==> flow/design.v <==
`timescale 1ns / 1ps
module signed_mult(a , b , out);
    output [31:0] out;
    input signed [31:0] a;
    input signed [31:0] b;
    wire signed [63:0] mult_out;
    assign mult_out = a*b;
    assign out  = {mult_out[63] , mult_out[55:25]};
endmodule
`timescale 1ns / 1ps
module Lorenz(clk , rst , en , seed_x , seed_y , seed_z , x , y , z);
    wire signed [31:0] sigma = {7'b0001010 , 25'b0};  
    wire signed [31:0] beta = {7'b0000010 , 25'b1010101010101010101010101};  
    wire signed [31:0] rho = {7'b0011100 , 25'b0};  
    wire signed [31:0] scale = {7'b0000001 , 20'b10000000001010101010};
    wire signed [31:0] dt = {7'b0 , 20'b00000001000000000000};
    parameter signed [31:0] xo = {7'b1000001 , 25'b0};  
    parameter signed [31:0] yo = {7'b0 , 25'b0001100110011001100110011};  
    parameter signed [31:0] zo = {7'b0011001 , 25'b0};  
    input wire clk;
    input wire rst;
    input wire en;
    input wire signed [31:0] seed_x;
    input wire signed [31:0] seed_y;
    input wire signed [31:0] seed_z;
    output reg signed [31:0] x;
    output reg signed [31:0] y;
    output reg signed [31:0] z;
    reg signed [26:0] dx;
    reg signed [26:0] dy;
    reg signed [26:0] dz;
    wire signed [31:0] m1 , m2 , m3 , m4 , m5 , m6 , m7 , m8 , m9;
    signed_mult sm1 (.a(m1) , .b(sigma) , .out(m2));
    signed_mult sm2 (.a(m3) , .b(m4) , .out(m5));
    signed_mult sm3 (.a(m3) , .b(y) , .out(m6));
    signed_mult sm4 (.a(m7) , .b(beta) , .out(m8));
    assign m1 = (y - x) >>> 8;
    assign m3 = x >>> 8;
    assign m4 = rho - z;
    assign m7 = z >>> 8;
    assign m9 = (y >>> 8);
    always@(posedge clk)
    begin
        if (rst)
        begin
            x <= seed_x;
            y <= seed_y;
            z <= seed_z;
        end
        else if (en)
        begin
            x <= x + m2;
            y <= y + m5 - m9;
            z <= z + m6 - m8;
        end
    end
endmodule
`timescale 1ns / 1ps
module Slowclock(
    input clk,
    input rst,
    output slowclock,
    output slowclock_rise
    );
    reg [25:0] counter;
    reg clockout;
    always@(posedge clk)
    begin
        if (rst)
        begin
            counter <= 0;
            clockout <= 0;
        end
        else if( counter == 1)
        begin
            clockout <= !clockout;        
            counter <= 0;
        end
        else
            counter <= counter + 1;
    end
    assign slowclock = clockout;
    assign slowclock_rise = (counter == 1) && !clockout;
endmodule
`timescale 1ns / 1ps
module UART_Tx1
    #(parameter CLKS_PER_BIT = 435)
    (
        input clk,
        input rst,
        input Tx_s,
        input [7:0] Tx_Data,
        output Tx_Active,
        output reg Tx_serial_out,
        output Tx_Done
    );
    localparam TX_IDLE = 3'b000;
    localparam TX_START_BIT = 3'b001;
    localparam TX_DATA_SEND = 3'b010;
    localparam TX_STOP = 3'b011;
    localparam TX_CLEAN = 3'b100;
    reg [2:0] MAIN_STATE;
    reg [9:0] clk_count;
    reg [2:0] Bit_Index;
    reg [7:0] Send_Data;
    reg       Done;
    reg       Active;
    always@(posedge clk)
    begin
        if (rst)
        begin
            MAIN_STATE <= TX_IDLE;
            clk_count <= 0;
            Bit_Index <= 0;
            Send_Data <= 0;
            Done <= 1'b0;
            Active <= 1'b0;
            Tx_serial_out <= 1'b1;
        end
        else
        case(MAIN_STATE)
            TX_IDLE:
                begin
                    Tx_serial_out <= 1'b1;
                    Done <= 1'b0;
                    clk_count <= 1'b0;
                    Bit_Index <= 1'b0;
                    if(Tx_s == 1'b1)
                        begin
                            Active <= 1'b1;
                            Send_Data <= Tx_Data;
                            MAIN_STATE <= TX_START_BIT;
                        end
                     else
                        MAIN_STATE <= TX_IDLE;
                end
            TX_START_BIT:
                begin
                    Tx_serial_out <= 1'b0;
                    if(clk_count < CLKS_PER_BIT - 1)
                        begin
                            clk_count <= clk_count + 1;
                            MAIN_STATE <= TX_START_BIT;
                        end
                    else
                        begin    
                            clk_count <= 1'b0;
                            MAIN_STATE <= TX_DATA_SEND;
                        end
                end       
            TX_DATA_SEND:
                begin
                    Tx_serial_out <= Send_Data[Bit_Index];
                    if(clk_count < CLKS_PER_BIT - 1)
                        begin
                            clk_count <= clk_count + 1;
                            MAIN_STATE <= TX_DATA_SEND;
                        end
                    else
                        begin
                            clk_count <= 1'b0;
                            if(Bit_Index < 7)
                                begin
                                    Bit_Index <= Bit_Index + 1;
                                    MAIN_STATE <= TX_DATA_SEND;
                                end
                            else
                                begin
                                    Bit_Index <= 1'b0;
                                    MAIN_STATE <= TX_STOP;
                                end
                        end
                end
            TX_STOP:
                begin
                    Tx_serial_out <= 1'b1;
                    if(clk_count < CLKS_PER_BIT - 1)
                        begin
                            clk_count <= clk_count + 1;
                            MAIN_STATE <= TX_STOP;
                        end
                    else
                        begin
                            Done <= 1'b1;
                            clk_count <= 1'b0;
                            MAIN_STATE <= TX_CLEAN;
                            Active <= 1'b0;
                        end    
                end
            TX_CLEAN:
                begin
                    Done <= 1'b1;
                    MAIN_STATE <= TX_IDLE;
                end
            default:
                MAIN_STATE <= TX_IDLE;    
        endcase
    end
    assign Tx_Active = Active;
    assign Tx_Done = Done;
endmodule
`timescale 1ns / 1ps
module delta_sigma_dac(clk, rst, PWM_in, PWM_out);
input wire clk;
input wire rst;
input wire [15:0] PWM_in;
output reg PWM_out;
reg [16:0] PWM_accumulator;
wire [16:0] PWM_sum = PWM_accumulator + PWM_in;
always @(posedge clk) 
begin
     if (rst)
     begin
          PWM_accumulator <= 0;
          PWM_out <= 0;
     end
     else
     begin
          PWM_out <= PWM_sum[16];
          PWM_accumulator <= {1'b0, PWM_sum[15:0]};
     end
end 
endmodule
`timescale 1ns / 1ps
module Lorenz3D(
    clk,
    rst,
    seed_x,
    seed_y,
    seed_z,
    pinX,
    pinY,
    pinZ,
	serial_data,
    x,
    y,
    z
    );
	input wire clk;
    input wire rst;
    input wire [31:0] seed_x;
    input wire [31:0] seed_y;
    input wire [31:0] seed_z;
    output wire pinX;
    output wire pinY;
    output wire pinZ;
    output wire serial_data;
    output wire [31:0] x;
    output wire [31:0] y;
    output wire [31:0] z;
    reg [2:0] i;
    wire [7:0] inputdata;
    wire       done_bit;
    reg        start;
    wire       active;
    wire       out_serial;
    reg        triger;
    reg [3:0] count;
	wire signed [31:0] xm , ym , zm;
	wire signed [31:0] scale = {7'b0001001 , 25'b0000001111010111000010100};
	reg [31:0] key; 
	reg [2:0]  i_n;
	reg        start_n;
	reg        triger_n;
	reg [31:0] key_n;
	wire slowclock;
	wire slowclock_rise;
	Slowclock clock ( .clk(clk), .rst(rst), .slowclock(slowclock), .slowclock_rise(slowclock_rise));
    Lorenz  L1(
     .clk(clk),
     .rst(rst),
     .en(slowclock_rise),
     .seed_x(seed_x),
     .seed_y(seed_y),
     .seed_z(seed_z),
     .x(x),
     .y(y),
     .z(z)
    );
	UART_Tx1  #(435) U1 ( .clk(clk), .rst(rst), .Tx_s(start), .Tx_Data(inputdata), .Tx_Active(active),  .Tx_serial_out(out_serial), .Tx_Done(done_bit));
	always@(posedge clk)
    begin
        i_n = i;
        start_n = start;
        triger_n = triger;
        key_n = key;
        if(done_bit == 1'b1)
        begin
            i_n = i_n + 1;
        end
        if( i_n == 3'b000 && triger_n == 1'b1)
        begin
            key_n = x;            
            start_n = 1;
            triger_n = 0;
        end
        if(i_n == 3'b100)
        begin
            i_n = 0;
            triger_n = 1;
        end
        if (rst)
        begin
            i <= 0;
            start <= 0;
            triger <= 1;
        end
        else
        begin
            i <= i_n;
            start <= start_n;
            triger <= triger_n;
            key <= key_n;
        end
    end
	delta_sigma_dac d1 (.clk(clk), .rst(rst), .PWM_in(x[31:9]), .PWM_out(pinX));
    delta_sigma_dac d2 (.clk(clk), .rst(rst), .PWM_in(y[31:9]), .PWM_out(pinY));
	delta_sigma_dac d3 (.clk(clk), .rst(rst), .PWM_in(z[31:9]), .PWM_out(pinZ));
	signed_mult sm1 (.a(x) , .b(scale) , .out(xm));
	signed_mult sm2 (.a(y) , .b(scale) , .out(ym));
	signed_mult sm3 (.a(z) , .b(scale) , .out(zm));
	assign serial_data = out_serial;
    assign inputdata = key[((i + 1) * 8 - 1) -: 8];
endmodule
== From RTL to reports: Lorenz3D ==
Module Lorenz3D before and after one edit of its RTL, step after step.
Lines under "before" count in the file above, lines under "after" in the edited file.
"difference" is "after" less "before", of the values as shown.
Operators carry their Yosys type and port widths (W data, S select, Z words).
Cell names lack the library's common part.
Not given: --
Set-up
  top: Lorenz3D
  clock input: clk
  cell library: sky130hd
  corner: tt_025C_1v80

== Diff ==
The edit as a unified diff against the file above.
This change comes from a script, not from a designer. The edited design behaves differently; no optimisation was intended.
begin of diff
@@ -228,5 +228,5 @@
     seed_x,
     seed_y,
-    seed_z,
+    seed_z_ext,
     pinX,
     pinY,
@@ -241,5 +241,5 @@
     input wire [31:0] seed_x;
     input wire [31:0] seed_y;
-    input wire [31:0] seed_z;
+    input wire [31:0] seed_z_ext;
     output wire pinX;
     output wire pinY;
@@ -249,4 +249,6 @@
     output wire [31:0] y;
     output wire [31:0] z;
+    reg [31:0] seed_z;
+    always @(posedge clk) seed_z <= seed_z_ext;
     reg [2:0] i;
     wire [7:0] inputdata;
end of diff

== Word-level counts ==
Source: Yosys, flattened and elaborated, memories not mapped. Widths are those after wreduce. Registers that Yosys merges into a memory's read port (data or address) are not register bits. Print and check cells do not count.
Storage and ports
  cells after elaboration: before 97, after 98, difference +1
  clocked read ports x word width: before 0, after 0, difference 0
  bits in read-only memories: before 0, after 0, difference 0
  memories: before 0, after 0, difference 0
  input bits: before 98, after 98, difference 0
  latch bits: before 0, after 0, difference 0
  bits in writable memories: before 0, after 0, difference 0
  bits in registers: before 240, after 272, difference +32
Cells by class
  bitwise operators: before 1, after 1, difference 0
  divide/modulo/power cells: before 0, after 0, difference 0
  order comparisons: before 2, after 2, difference 0
  reduce/logical cells: before 18, after 18, difference 0
  $mul: before 4, after 4, difference 0
  equality and inequality tests: before 8, after 8, difference 0
  muxes and demuxes: before 21, after 21, difference 0
  shift-type cells: before 2, after 2, difference 0
  $add $sub $neg: before 17, after 17, difference 0
Operator kinds equal on both sides are left out: 44.

== Longest topological paths ==
Depth = most cells in a row (Yosys ltp): at word level without a register or memory, in the mapped netlist without a sequential cell, where the memories' decode and read muxes count.
Depth
  depth after elaboration: before 6, after 6, difference 0
  ABC_AREA: before 0, after 0
  gate-level depth with buffers: before 52, after 49, difference -3

== Synthesis result ==
Yosys stat after the flow's synthesis: flattened, memories mapped to cells. It holds for the ABC_AREA given above (unset counts as 0); a run with the other value may have another netlist.
Mapped netlist
  sequential area (µm²): before 6065.8, after 6706.4, difference +640.6
  chip area (Yosys) (µm²): before 77214.1, after 78713.0, difference +1498.9
  cells in the netlist: before 8349, after 8530, difference +181
  flip-flop cells: before 239, after 271, difference +32
Cell types
  dfxtp_1: before 111, after 143, difference +32
  nor3_1: before 61, after 87, difference +26
  nand2_1: before 1026, after 1046, difference +20
  nor2_1: before 466, after 481, difference +15
  xor2_1: before 119, after 104, difference -15
  a221oi_1: before 2, after 17, difference +15
  o21bai_1: before 16, after 30, difference +14
  mux2i_1: before 5, after 18, difference +13
  nand3_1: before 61, after 73, difference +12
  o21a_1: before 35, after 47, difference +12
  o22ai_1: before 2, after 14, difference +12
  a21o_1: before 113, after 102, difference -11
  mux2_2: before 17, after 6, difference -11
  or3_1: before 11, after 20, difference +9
  and4_1: before 5, after 14, difference +9
  nor4_1: before 14, after 21, difference +7
  a22oi_1: before 11, after 4, difference -7
  buf_1: before 10, after 17, difference +7
Cell types equal on both sides are left out: 16.
Not every row of either side is listed.
The figures by module come from a second, unflattened synthesis with its own total; it is not the netlist above.
Second synthesis, totals
  cells (unflattened synthesis): before 17420, after 17456, difference +36
  area (unflattened synthesis) (µm²): before 160915.6, after 161826.5, difference +910.9
Each row is one instance without its submodules.
By module, before
  signed_mult: area 35170.0 µm², cells 3772, instances 4
  Lorenz: area 12534.5 µm², cells 1532, instances 1
  delta_sigma_dac: area 1197.4 µm², cells 132, instances 3
  Lorenz3D: area 1551.5 µm², cells 107, instances 1
  UART_Tx1 #(CLKS_PER_BIT=435): area 1303.8 µm², cells 150, instances 1
  Slowclock: area 1253.7 µm², cells 147, instances 1
By module, after
  signed_mult: area 35237.5 µm², cells 3773, instances 4
  Lorenz: area 12534.5 µm², cells 1532, instances 1
  delta_sigma_dac: area 1197.4 µm², cells 132, instances 3
  Lorenz3D: area 2192.1 µm², cells 139, instances 1
  UART_Tx1 #(CLKS_PER_BIT=435): area 1303.8 µm², cells 150, instances 1
  Slowclock: area 1253.7 µm², cells 147, instances 1

== Worst setup path after synthesis ==
Source: OpenSTA report_checks on the synthesized netlist (no wires, ideal clock, input and output delay 20% of the period each), path of least setup slack; recovery checks are left aside. Register names are those of the netlist, which keeps one name where synthesis merged equal registers.
Path after synthesis
  path kind: before reg2reg, after reg2reg
  start: before reg L1.z[0], after reg L1.z[12]
  end: before reg L1.y[30], after reg L1.y[29]
  path delay (ns): before 12.239, after 11.948, difference -0.291
  buffers on the path: before 2, after 1, difference -1
  library setup time (ns): before 0.268, after 0.267, difference -0.001
  driving pins on the path: before 52, after 44, difference -8
  slack (ns): before 7.761, after 8.052, difference +0.291
  clock period (ns): before 20.0, after 20.0, difference 0.0
  required time (ns): before 19.732, after 19.733, difference +0.001
  time at the first pin (ns): before 0.000, after 0.000, difference 0.000
  arrival (ns): before 11.971, after 11.681, difference -0.290
  synthesis period reached (ns): before 12.239, after 11.948, difference -0.291
"path delay" = arrival - input delay + setup time.
"driving pins on the path": output pins that drive a net of the path, with the launching flip-flop's if there is one; two outputs of one cell count as two.
"synthesis period reached" = period - worst setup slack (recovery checks aside). The figure is calculated, with input and output delays left at 20% of the set period.
The rows between start and end are the longest chain of elaborated cells between them; the timing report does not say that the signal goes this way. Where chains are equally long, one stands for them.
A line is the first line of the expression or statement that the cell stems from. Yosys adds cells for indexed reads and writes and turns some case tables into memories.
Between the ends, after synthesis, before
  cell sequence: edfxtp_1 inv_2 buf_1 ha_1 and3_1 nand2_1 nor3_1 nand2_1 or4_1 or4_1 nand2_1 xnor2_1 clkbuf_1 and2_1 fa_1 fa_1 inv_1 fa_1 [... 16 more ...] nor2b_1 o21a_1 nor2_1 fa_1 ha_1 a21o_1 a21o_1 a21o_1 a21o_1 a21oi_1 nor2b_1 o21ai_0 nand2b_1 a2111oi_0 nor3_1 a41oi_1 xor2_1 o21ai_0
  length of the longest elaborated chain: 6
  elaborated cells between the ends (all ways): 6
  RTL lines with such cells: 5
  classes of those cells: add/sub: 3; mul: 1; mux: 2
Ends and longest elaborated chain, after synthesis, before
  start, declared: line 28  | output reg signed [31:0] z;
  start, assigned: line 48  | z <= seed_z;
  start, assigned: line 54  | z <= z + m6 - m8;
  $sub A31 B32 Y32: line 39  | assign m4 = rho - z;
  $mul A24 B32 Y56: line 7  | assign mult_out = a*b;
  $add A32 B31 Y32: line 53  | y <= y + m5 - m9;
  $sub A32 B24 Y32: line 53
  $mux W32: line 50  | else if (en)
  $mux W32: line 44  | if (rst)
  end, assigned: line 47  | y <= seed_y;
  end, assigned: line 53
  end, declared: line 27  | output reg signed [31:0] y;
Between the ends, after synthesis, after
  cell sequence: edfxtp_1 or3_4 or4_4 or4_4 or3_1 or2_4 xnor2_1 clkbuf_1 and2_1 fa_1 fa_1 inv_1 fa_1 fa_1 inv_1 fa_1 fa_1 inv_1 [... 8 more ...] o31a_1 o21ai_0 a21boi_0 o21ai_0 xnor2_1 fa_1 ha_1 a21o_1 a21o_1 a211o_1 a21oi_1 o41ai_1 a211oi_1 a21oi_1 a21o_1 a21oi_1 xor2_1 o21ai_0
  length of the longest elaborated chain: 6
  elaborated cells between the ends (all ways): 6
  RTL lines with such cells: 5
  classes of those cells: add/sub: 3; mul: 1; mux: 2
Ends and longest elaborated chain, after synthesis, after
  start, declared: line 28  | output reg signed [31:0] z;
  start, assigned: line 48  | z <= seed_z;
  start, assigned: line 54  | z <= z + m6 - m8;
  $sub A31 B32 Y32: line 39  | assign m4 = rho - z;
  $mul A24 B32 Y56: line 7  | assign mult_out = a*b;
  $add A32 B31 Y32: line 53  | y <= y + m5 - m9;
  $sub A32 B24 Y32: line 53
  $mux W32: line 50  | else if (en)
  $mux W32: line 44  | if (rst)
  end, assigned: line 47  | y <= seed_y;
  end, assigned: line 53
  end, declared: line 27  | output reg signed [31:0] y;

== Worst path after layout ==
From the final timing report of the runs of pair 1: the path of least setup slack in the routed layout; clock arrival at registers is part of the times.
Path post-layout
  path kind: before reg2reg, after reg2reg
  start: before reg L1.z[0], after reg L1.z[13]
  end: before reg L1.y[30], after reg L1.y[31]
  required time (ns): before 20.37, after 20.32, difference -0.05
  slack (ns): before 6.14, after 6.15, difference +0.01
  library setup time (ns): before 0.27, after 0.26, difference -0.01
  clock period (ns): before 20.0, after 20.0, difference 0.0
  arrival (ns): before 14.22, after 14.17, difference -0.05
  buffers on the path: before 2, after 0, difference -2
  time at the first pin (ns): before 0.63, after 0.56, difference -0.07
  driving pins on the path: before 52, after 45, difference -7
The rows between start and end are the longest chain of elaborated cells between them; the timing report does not say that the signal goes this way. Where chains are equally long, one stands for them.
Between the ends, post-layout, before
  cell sequence: edfxtp_1 inv_2 ha_1 and3_1 nand2_1 nor3_1 buf_4 nand2_1 or4_1 or4_1 nand2_1 xnor2_2 buf_4 and2_1 fa_1 fa_1 inv_1 fa_1 [... 16 more ...] nor2b_1 o21a_1 nor2_1 fa_1 ha_1 a21o_1 a21o_1 a21o_1 a21o_1 a21oi_1 nor2b_1 o21ai_0 nand2b_1 a2111oi_0 nor3_1 a41oi_1 xor2_1 o21ai_0
  length of the longest elaborated chain: 6
  elaborated cells between the ends (all ways): 6
  RTL lines with such cells: 5
  classes of those cells: add/sub: 3; mul: 1; mux: 2
Ends and longest elaborated chain, post-layout, before
  start, declared: line 28  | output reg signed [31:0] z;
  start, assigned: line 48  | z <= seed_z;
  start, assigned: line 54  | z <= z + m6 - m8;
  $sub A31 B32 Y32: line 39  | assign m4 = rho - z;
  $mul A24 B32 Y56: line 7  | assign mult_out = a*b;
  $add A32 B31 Y32: line 53  | y <= y + m5 - m9;
  $sub A32 B24 Y32: line 53
  $mux W32: line 50  | else if (en)
  $mux W32: line 44  | if (rst)
  end, assigned: line 47  | y <= seed_y;
  end, assigned: line 53
  end, declared: line 27  | output reg signed [31:0] y;
Between the ends, post-layout, after
  cell sequence: edfxtp_1 or3_4 or4_4 or4_4 or3_1 or2_4 xnor2_4 and2_1 fa_1 fa_1 inv_1 fa_1 fa_1 inv_1 fa_1 fa_1 inv_1 fa_1 [... 9 more ...] a21boi_0 o21a_1 nor2_1 xor2_1 fa_1 inv_1 ha_1 o21a_1 o21ai_0 a22oi_1 a21oi_1 o41ai_1 a211oi_1 a21oi_1 nand4_1 nand4b_1 mux2i_1 o21ai_0
  length of the longest elaborated chain: 6
  elaborated cells between the ends (all ways): 6
  RTL lines with such cells: 5
  classes of those cells: add/sub: 3; mul: 1; mux: 2
Ends and longest elaborated chain, post-layout, after
  start, declared: line 28  | output reg signed [31:0] z;
  start, assigned: line 48  | z <= seed_z;
  start, assigned: line 54  | z <= z + m6 - m8;
  $sub A31 B32 Y32: line 39  | assign m4 = rho - z;
  $mul A24 B32 Y56: line 7  | assign mult_out = a*b;
  $add A32 B31 Y32: line 53  | y <= y + m5 - m9;
  $sub A32 B24 Y32: line 53
  $mux W32: line 50  | else if (en)
  $mux W32: line 44  | if (rst)
  end, assigned: line 47  | y <= seed_y;
  end, assigned: line 53
  end, declared: line 27  | output reg signed [31:0] y;

== Flow runs ==
Both versions went through the flow (Yosys, OpenROAD) with the same settings in each pair. Constraints: input delay and output delay 20% of the set period each, output load 0.01 pF.
Flow settings, pair 1
  CORE_UTILIZATION: 40
  period_ns: 20.0
  CAP_MARGIN: 20
  CORE_MARGIN: 2
  SLEW_MARGIN: 20
Final reports, pair 1
  setup TNS (ns): before 0.000, after 0.000, difference 0.000
  period achieved (ns): before 13.855, after 13.848, difference -0.007
  worst hold slack (ns): before 0.462, after 0.454, difference -0.008
  area of the synthesized netlist (µm²): before 77214.1, after 78713.0, difference +1498.9
  die area (µm²): before 196564.0, after 200346.0, difference +3782.0
  worst slack on setup checks (ns): before 6.145, after 6.152, difference +0.007
  standard-cell area of the final layout (µm²): before 83422.5, after 85430.7, difference +2008.2
Flow settings, pair 2
  ABC_AREA: 1
  CAP_MARGIN: 15
  CELL_PAD_IN_SITES_DETAIL_PLACEMENT: 2
  CELL_PAD_IN_SITES_GLOBAL_PLACEMENT: 2
  CORE_UTILIZATION: 38
  SETUP_SLACK_MARGIN: 0.53
  period_ns: 16.0
  CORE_MARGIN: 2
  SLEW_MARGIN: 20
Final reports, pair 2
  setup TNS (ns): before 0.000, after 0.000, difference 0.000
  period achieved (ns): before 13.211, after 12.618, difference -0.593
  worst hold slack (ns): before 0.468, after 0.457, difference -0.011
  area of the synthesized netlist (µm²): before 86155.1, after 86798.2, difference +643.1
  die area (µm²): before 230549.0, after 232257.0, difference +1708.0
  worst slack on setup checks (ns): before 2.789, after 3.382, difference +0.593
  standard-cell area of the final layout (µm²): before 93210.6, after 93757.4, difference +546.8
"period achieved" = clock period - worst setup slack. The figure is calculated, with input and output delays left at 20% of the set period.
